==> flow/design.v <==
module ALU(
    input [31:0] A, B,
    input [2:0] ALUControl,
    output Carry, OverFlow, Zero, Negative,
    output [31:0] Result
);
    wire [31:0] B_inv;
    wire [32:0] Sum_result;
    wire is_sub;
    assign is_sub = (ALUControl == 3'b001);
    assign B_inv = is_sub ? ~B : B;
    assign Sum_result = A + B_inv + is_sub;
    reg [31:0] Result_reg;
    reg Cout_reg, OverFlow_reg;
    always @(*) begin
        Result_reg = 32'h0;
        Cout_reg = 1'b0;
        OverFlow_reg = 1'b0;
        case (ALUControl)
            3'b000: begin  
                Result_reg = Sum_result[31:0];
                Cout_reg = Sum_result[32];
                OverFlow_reg = (A[31] == B[31]) && (Result_reg[31] != A[31]);
            end
            3'b001: begin  
                Result_reg = Sum_result[31:0];
                Cout_reg = Sum_result[32];
                OverFlow_reg = (A[31] != B[31]) && (Result_reg[31] != A[31]);
            end
            3'b010: Result_reg = A & B;    
            3'b011: Result_reg = A | B;    
            3'b100: Result_reg = A ^ B;    
            3'b101: Result_reg = ($signed(A) < $signed(B)) ? 32'b1 : 32'b0;  
            3'b110: Result_reg = A << B[4:0];  
            3'b111: Result_reg = A >> B[4:0];  
            default: Result_reg = 32'h0;
        endcase
    end
    assign Result   = Result_reg;
    assign Zero     = (Result_reg == 32'b0);
    assign Negative = Result_reg[31];
    assign Carry    = Cout_reg;
    assign OverFlow = OverFlow_reg;
endmodule
`timescale 1ns / 1ps
module ALU_ft (
    input              clk,
    input              rst,
    input      [31:0]  A,
    input      [31:0]  B,
    input      [2:0]   ALUControl,
    output reg [31:0]  Result,
    output reg         Zero,
    output reg         Carry,
    output reg         OverFlow,
    output reg         Negative,
    output reg         fault_detected_out
);
    wire [31:0] alu_res;
    wire alu_z, alu_c, alu_v, alu_n;
    ALU u_alu (
        .A(A),
        .B(B),
        .ALUControl(ALUControl),
        .Result(alu_res),
        .Zero(alu_z),
        .Carry(alu_c),
        .OverFlow(alu_v),
        .Negative(alu_n)
    );
    reg [31:0] res_t1;
    reg [31:0] res_t2;
    localparam STAGE1 = 2'b00;
    localparam STAGE2 = 2'b01;
    localparam STAGE3 = 2'b10;
    reg [1:0] state;
    always @(posedge clk or negedge rst) begin
        if (!rst) begin
            state              <= STAGE1;
            fault_detected_out <= 1'b0;
            res_t1             <= 32'b0;
            res_t2             <= 32'b0;
            Result             <= 32'b0;
            Zero               <= 1'b0;
            Carry              <= 1'b0;
            OverFlow           <= 1'b0;
            Negative           <= 1'b0;
        end
        else begin
            case (state)
                STAGE1: begin
                    res_t1 <= alu_res;           
                    fault_detected_out <= 1'b0;
                    state <= STAGE2;
                end
                STAGE2: begin
                    res_t2 <= alu_res;           
                    if (res_t2 == res_t1) begin
                        Result   <= alu_res;
                        Zero     <= alu_z;
                        Carry    <= alu_c;
                        OverFlow <= alu_v;
                        Negative <= alu_n;
                        state    <= STAGE1;
                    end
                    else begin
                        fault_detected_out <= 1'b1;
                        state <= STAGE3;
                    end
                end
                STAGE3: begin
                    Result   <= alu_res;
                    Zero     <= alu_z;
                    Carry    <= alu_c;
                    OverFlow <= alu_v;
                    Negative <= alu_n;
                    state <= STAGE1;
                end
            endcase
        end
    end
endmodule
==> reports on ALU_ft <==
## From RTL to reports: ALU_ft

Module ALU_ft before and after one edit of its RTL, step after step.
Lines under "unedited" count in the file above, lines under "edited" in the edited file.
"change": "edited" minus "unedited" as printed here. "rel. change": 100 x difference / "unedited".
Cell names lack the library's common part.
The mark - stands for no value.

- Top: ALU_ft
- Clock input: clk
- Library: sky130hd
- Timing corner: tt_025C_1v80

## Edit of the RTL

Unified diff, file above to edited file.
This change comes from a script, not from a designer. The edited design behaves differently; no optimisation was intended.

```diff
@@ -57,5 +57,5 @@
     output reg         fault_detected_out
 );
-    wire [31:0] alu_res;
+    wire [23:0] alu_res;
     wire alu_z, alu_c, alu_v, alu_n;
     ALU u_alu (
```

## Word level

Source: Yosys, flattened and elaborated, memories not mapped. Widths are those after wreduce. Registers that Yosys merges into a memory's read port (data or address) are not register bits. Print and check cells do not count. Equal cells are merged and count once.

Word-level totals:

| item | unedited | edited | change | rel. change (%) |
|---|---|---|---|---|
| bits in registers | 103 | 87 | -16 | -15.53 |
| word-level cells | 64 | 64 | 0 | 0.00 |
| output and inout bits | 37 | 37 | 0 | 0.00 |
| input bits | 69 | 69 | 0 | 0.00 |

Operators by class:

| item | unedited | edited | change | rel. change (%) |
|---|---|---|---|---|
| equality and inequality tests | 15 | 15 | 0 | 0.00 |
| bitwise operators | 4 | 4 | 0 | 0.00 |
| mux-type cells | 19 | 19 | 0 | 0.00 |
| reductions and logical operators | 12 | 12 | 0 | 0.00 |
| add/sub/neg operators | 2 | 2 | 0 | 0.00 |
| shift operators | 2 | 2 | 0 | 0.00 |
| $lt $le $gt $ge | 1 | 1 | 0 | 0.00 |

Operators by type and width:

| operator | unedited | edited | change | rel. change (%) |
|---|---|---|---|---|
| equality test 32 bit | 1 | 0 | -1 | -100.00 |
| equality test 24 bit | 0 | 1 | +1 | - |

Unchanged operator kinds not shown: 34.

## Logic depth

Yosys ltp: most cells in a row. Word level: on the elaborated netlist, between registers, memories and ports. Mapped: between sequential cells and ports; inverters and the memories' decode and read muxes count.

Logic depth:

| item | unedited | edited | change | rel. change (%) |
|---|---|---|---|---|
| depth in word-level cells | 9 | 9 | 0 | 0.00 |
| ABC_AREA | 0 | 0 | - | - |
| gate-level depth with buffers | 21 | 19 | -2 | -9.52 |

## Synthesis result

The flow's flattened synthesis, as Yosys stat reports it; memories are mapped. The netlist is that of the ABC_AREA named above (0 if unset); the other value can give another one.

Mapped netlist:

| item | unedited | edited | change | rel. change (%) |
|---|---|---|---|---|
| cells in the netlist | 1545 | 1437 | -108 | -6.99 |
| cell area after synthesis (sq um) | 13202.7 | 11534.8 | -1667.9 | -12.63 |
| buffer cells | 111 | 106 | -5 | -4.50 |
| mapped flip-flops | 103 | 80 | -23 | -22.33 |

Cells by type:

| type | unedited | edited | change | rel. change (%) |
|---|---|---|---|---|
| mux2_2 | 74 | 29 | -45 | -60.81 |
| dfrtp_1 | 102 | 79 | -23 | -22.55 |
| xor2_1 | 45 | 23 | -22 | -48.89 |
| clkbuf_1 | 70 | 53 | -17 | -24.29 |
| mux4_2 | 53 | 37 | -16 | -30.19 |
| nor2_1 | 139 | 153 | +14 | +10.07 |
| nand2_1 | 116 | 130 | +14 | +12.07 |
| nor3_1 | 33 | 20 | -13 | -39.39 |
| mux2i_1 | 51 | 41 | -10 | -19.61 |
| nand3_1 | 17 | 27 | +10 | +58.82 |
| xnor2_1 | 40 | 49 | +9 | +22.50 |
| o22ai_1 | 25 | 16 | -9 | -36.00 |
| o21a_1 | 16 | 7 | -9 | -56.25 |
| o221ai_1 | 4 | 12 | +8 | +200.00 |
| o21ai_0 | 62 | 55 | -7 | -11.29 |
| and4_1 | 0 | 7 | +7 | - |
| a21oi_1 | 128 | 134 | +6 | +4.69 |
| nand2b_1 | 13 | 7 | -6 | -46.15 |

Unchanged cell types not shown: 15.
The list need not be complete.
The figures by module come from a second, unflattened synthesis with its own total; it is not the netlist above.

Unflattened totals:

| item | unedited | edited | change | rel. change (%) |
|---|---|---|---|---|
| cells (unflattened synthesis) | 1566 | 1667 | +101 | +6.45 |
| area total of the unflattened synthesis (sq um) | 13938.4 | 13925.9 | -12.5 | -0.09 |

Each row is one instance without its submodules.

Modules, unedited:

| module | cells | seq. area (sq um) | times used | area (sq um) |
|---|---|---|---|---|
| ALU | 1300 | 0.0 | 1 | 9609.2 |
| ALU_ft | 266 | 2603.7 | 1 | 4329.2 |

Modules, edited:

| module | cells | seq. area (sq um) | times used | area (sq um) |
|---|---|---|---|---|
| ALU | 1300 | 0.0 | 1 | 9609.2 |
| ALU_ft | 367 | 2003.2 | 1 | 4316.6 |

## Worst setup path after synthesis

Source: OpenSTA report_checks on the synthesized netlist (no wires, ideal clock, input and output delay 20% of the period each), path of least setup slack; recovery checks are left aside. Register names are those of the netlist, which keeps one name where synthesis merged equal registers.

Timing path post-synthesis:

| item | unedited | edited | change | rel. change (%) |
|---|---|---|---|---|
| path type | in2reg | in2reg | - | - |
| start | in ALUControl[2] | in ALUControl[1] | - | - |
| end | reg Zero | reg Zero | - | - |
| slack (ps) | -388 | 592 | +980 | - |
| arrival (ps) | 6321 | 5313 | -1008 | -15.95 |
| input delay (ps) | 1200 | 1200 | 0 | 0.00 |
| path buffers | 5 | 4 | -1 | -20.00 |
| library setup time (ps) | 66 | 95 | +29 | - |
| stages on the path | 20 | 17 | -3 | -15.00 |
| path delay (ps) | 5187 | 4208 | -979 | -18.87 |
| period (ps) | 6000 | 6000 | 0 | 0.00 |
| required time (ps) | 5934 | 5905 | -29 | -0.49 |
| period reached after synthesis (ps) | 6388 | 5408 | -980 | -15.34 |

"path delay" is the arrival time less input delay plus setup time.
"stages on the path" counts driving pins, that of a launching flip-flop among them; a cell with two outputs on the path counts twice.
"period reached after synthesis" = period - worst setup slack (recovery checks aside). The figure is calculated, with input and output delays left at 20% of the set period.
The rows between start and end are the longest chain of elaborated cells between them; the timing report does not say that the signal goes this way. Where chains are equally long, one stands for them.
A line is the first line of the expression or statement that the cell stems from. Yosys adds cells for indexed reads and writes and turns some case tables into memories.
A register here has more assigning lines than the two given.

On the way, post-synthesis, unedited:
- Path through: buf_2 or2_1 clkbuf_1 clkbuf_1 clkbuf_1 nor2_1 clkbuf_1 xnor2_1 ha_1 a21o_1 a2111oi_4 a211oi_2 a221o_1 a41o_1 xor2_1 o21a_1 or4_1 or4_1 nor4b_2 a41o_1
- Cells in the longest elaborated chain: 8

Ends and longest elaborated chain, post-synthesis, unedited:

| item | line | source |
|---|---|---|
| start: declaration | 51 | `input      [2:0]   ALUControl,` |
| equality test 3 x 1 -> 1 bit | 10 | `assign is_sub = (ALUControl == 3'b001);` |
| two-way mux 32 bit | 11 | `assign B_inv = is_sub ? ~B : B;` |
| adder 32 x 32 -> 33 bit | 12 | `assign Sum_result = A + B_inv + is_sub;` |
| adder 33 x 1 -> 33 bit | 12 |  |
| parallel mux 32 bit (select 7 bit) | 19 | `case (ALUControl)` |
| zero test 32 bit | 40 | `assign Zero     = (Result_reg == 32'b0);` |
| two-way mux 1 bit | 98 | `if (res_t2 == res_t1) begin` |
| parallel mux 1 bit (select 2 bit) | 90 | `case (state)` |
| end: assignment | 100 | `Zero     <= alu_z;` |
| end: assignment | 113 | `Zero     <= alu_z;` |
| end: declaration | 53 | `output reg         Zero,` |

On the way, post-synthesis, edited:
- Path through: or2_2 buf_2 buf_1 nor2_1 buf_1 xnor2_1 ha_1 clkbuf_1 nand4_1 and4b_1 a21boi_1 nor2_1 xnor2_1 a2111oi_1 nand4_1 or4_1 o31ai_1
- Cells in the longest elaborated chain: 8

Ends and longest elaborated chain, post-synthesis, edited:

| item | line | source |
|---|---|---|
| start: declaration | 51 | `input      [2:0]   ALUControl,` |
| equality test 3 x 1 -> 1 bit | 10 | `assign is_sub = (ALUControl == 3'b001);` |
| two-way mux 32 bit | 11 | `assign B_inv = is_sub ? ~B : B;` |
| adder 32 x 32 -> 33 bit | 12 | `assign Sum_result = A + B_inv + is_sub;` |
| adder 33 x 1 -> 33 bit | 12 |  |
| parallel mux 32 bit (select 7 bit) | 19 | `case (ALUControl)` |
| zero test 32 bit | 40 | `assign Zero     = (Result_reg == 32'b0);` |
| two-way mux 1 bit | 98 | `if (res_t2 == res_t1) begin` |
| parallel mux 1 bit (select 2 bit) | 90 | `case (state)` |
| end: assignment | 100 | `Zero     <= alu_z;` |
| end: assignment | 113 | `Zero     <= alu_z;` |
| end: declaration | 53 | `output reg         Zero,` |

## Timing after layout

From the final timing report of the runs of pair 1: the path of least setup slack in the routed layout; clock arrival at registers is part of the times.
The path's times are printed in steps of 10 ps; the period is the one set.

Timing path after layout:

| item | unedited | edited | change | rel. change (%) |
|---|---|---|---|---|
| path type | in2reg | in2reg | - | - |
| start | in ALUControl[1] | in ALUControl[2] | - | - |
| end | reg Zero | reg Zero | - | - |
| path buffers | 4 | 3 | -1 | -25.00 |
| slack (ps) | 450 | 640 | +190 | - |
| period (ps) | 6000 | 6000 | 0 | 0.00 |
| library setup time (ps) | 60 | 90 | +30 | - |
| input delay (ps) | 1200 | 1200 | 0 | 0.00 |
| required time (ps) | 6280 | 6240 | -40 | -0.64 |
| arrival (ps) | 5830 | 5600 | -230 | -3.95 |
| stages on the path | 18 | 16 | -2 | -11.11 |

The rows between start and end are the longest chain of elaborated cells between them; the timing report does not say that the signal goes this way. Where chains are equally long, one stands for them.
A register here has more assigning lines than the two given.

On the way, after layout, unedited:
- Path through: clkdlybuf4s50_1 or2_1 nor2_4 buf_12 buf_4 xnor2_1 ha_1 a21o_1 or3_1 o21ai_0 buf_4 o21ai_0 o41ai_1 o21ba_2 a211oi_1 or4_1 nor4b_2 a41o_1
- Cells in the longest elaborated chain: 8

Ends and longest elaborated chain, after layout, unedited:

| item | line | source |
|---|---|---|
| start: declaration | 51 | `input      [2:0]   ALUControl,` |
| equality test 3 x 1 -> 1 bit | 10 | `assign is_sub = (ALUControl == 3'b001);` |
| two-way mux 32 bit | 11 | `assign B_inv = is_sub ? ~B : B;` |
| adder 32 x 32 -> 33 bit | 12 | `assign Sum_result = A + B_inv + is_sub;` |
| adder 33 x 1 -> 33 bit | 12 |  |
| parallel mux 32 bit (select 7 bit) | 19 | `case (ALUControl)` |
| zero test 32 bit | 40 | `assign Zero     = (Result_reg == 32'b0);` |
| two-way mux 1 bit | 98 | `if (res_t2 == res_t1) begin` |
| parallel mux 1 bit (select 2 bit) | 90 | `case (state)` |
| end: assignment | 100 | `Zero     <= alu_z;` |
| end: assignment | 113 | `Zero     <= alu_z;` |
| end: declaration | 53 | `output reg         Zero,` |

On the way, after layout, edited:
- Path through: clkdlybuf4s50_1 or2_2 nor2_4 buf_12 xnor2_1 ha_1 a21oi_1 a211oi_1 a21boi_1 nor2_1 a32o_1 a221oi_1 buf_4 nand4_1 or4_1 o31ai_1
- Cells in the longest elaborated chain: 8

Ends and longest elaborated chain, after layout, edited:

| item | line | source |
|---|---|---|
| start: declaration | 51 | `input      [2:0]   ALUControl,` |
| equality test 3 x 1 -> 1 bit | 10 | `assign is_sub = (ALUControl == 3'b001);` |
| two-way mux 32 bit | 11 | `assign B_inv = is_sub ? ~B : B;` |
| adder 32 x 32 -> 33 bit | 12 | `assign Sum_result = A + B_inv + is_sub;` |
| adder 33 x 1 -> 33 bit | 12 |  |
| parallel mux 32 bit (select 7 bit) | 19 | `case (ALUControl)` |
| zero test 32 bit | 40 | `assign Zero     = (Result_reg == 32'b0);` |
| two-way mux 1 bit | 98 | `if (res_t2 == res_t1) begin` |
| parallel mux 1 bit (select 2 bit) | 90 | `case (state)` |
| end: assignment | 100 | `Zero     <= alu_z;` |
| end: assignment | 113 | `Zero     <= alu_z;` |
| end: declaration | 53 | `output reg         Zero,` |

## Layout results

Both versions went through the flow (Yosys, OpenROAD) with the same settings in each pair. Constraints: input delay and output delay 20% of the set period each, output load 0.01 pF.

Flow settings, pair 1:
- CAP_MARGIN: 30
- SLEW_MARGIN: 30
- period_ns: 6.0
- CORE_MARGIN: 2
- CORE_UTILIZATION: 40

Results, pair 1:

| item | unedited | edited | change | rel. change (%) |
|---|---|---|---|---|
| worst hold slack after layout (ps) | 483 | 475 | -8 | - |
| Yosys chip area after synthesis (sq um) | 13202.7 | 11534.8 | -1667.9 | -12.63 |
| final design utilization | 0.476 | 0.461 | -0.015 | - |
| achieved clock period (ps) | 5554 | 5364 | -190 | -3.42 |
| standard-cell area of the final layout (sq um) | 15493.6 | 13163.9 | -2329.7 | -15.04 |
| final setup TNS (ps) | 0 | 0 | 0 | - |
| total power of the final layout (mW) | 2.504 | 2.120 | -0.384 | -15.34 |
| setup slack of the critical path (ps) | 446 | 636 | +190 | - |
| die size (sq um) | 34475.2 | 30211.7 | -4263.5 | -12.37 |

Flow settings, pair 2:
- CAP_MARGIN: 15
- CELL_PAD_IN_SITES_DETAIL_PLACEMENT: 1
- CORE_UTILIZATION: 31
- GPL_ROUTABILITY_DRIVEN: 1
- MAX_ROUTING_LAYER: met4
- PLACE_DENSITY_LB_ADDON: 0.29
- SETUP_SLACK_MARGIN: 0.03
- SLEW_MARGIN: 30
- period_ns: 3.45
- CORE_MARGIN: 2

Results, pair 2:

| item | unedited | edited | change | rel. change (%) |
|---|---|---|---|---|
| Yosys chip area after synthesis (sq um) | 13202.7 | 11534.8 | -1667.9 | -12.63 |
| final design utilization | 0.501 | 0.487 | -0.014 | - |
| achieved clock period (ps) | 4701 | 4134 | -567 | -12.06 |
| standard-cell area of the final layout (sq um) | 21023.9 | 17814.6 | -3209.3 | -15.27 |
| final setup TNS (ps) | -28115 | -6450 | +21665 | - |
| total power of the final layout (mW) | 5.894 | 4.725 | -1.169 | -19.83 |
| setup slack of the critical path (ps) | -1251 | -684 | +567 | - |
| die size (sq um) | 44255.5 | 38767.6 | -5487.9 | -12.40 |

"achieved clock period" = clock period - worst setup slack. The figure is calculated, with input and output delays left at 20% of the set period.
"total power of the final layout": no workload was simulated; the value follows from the tool's default switching activity.
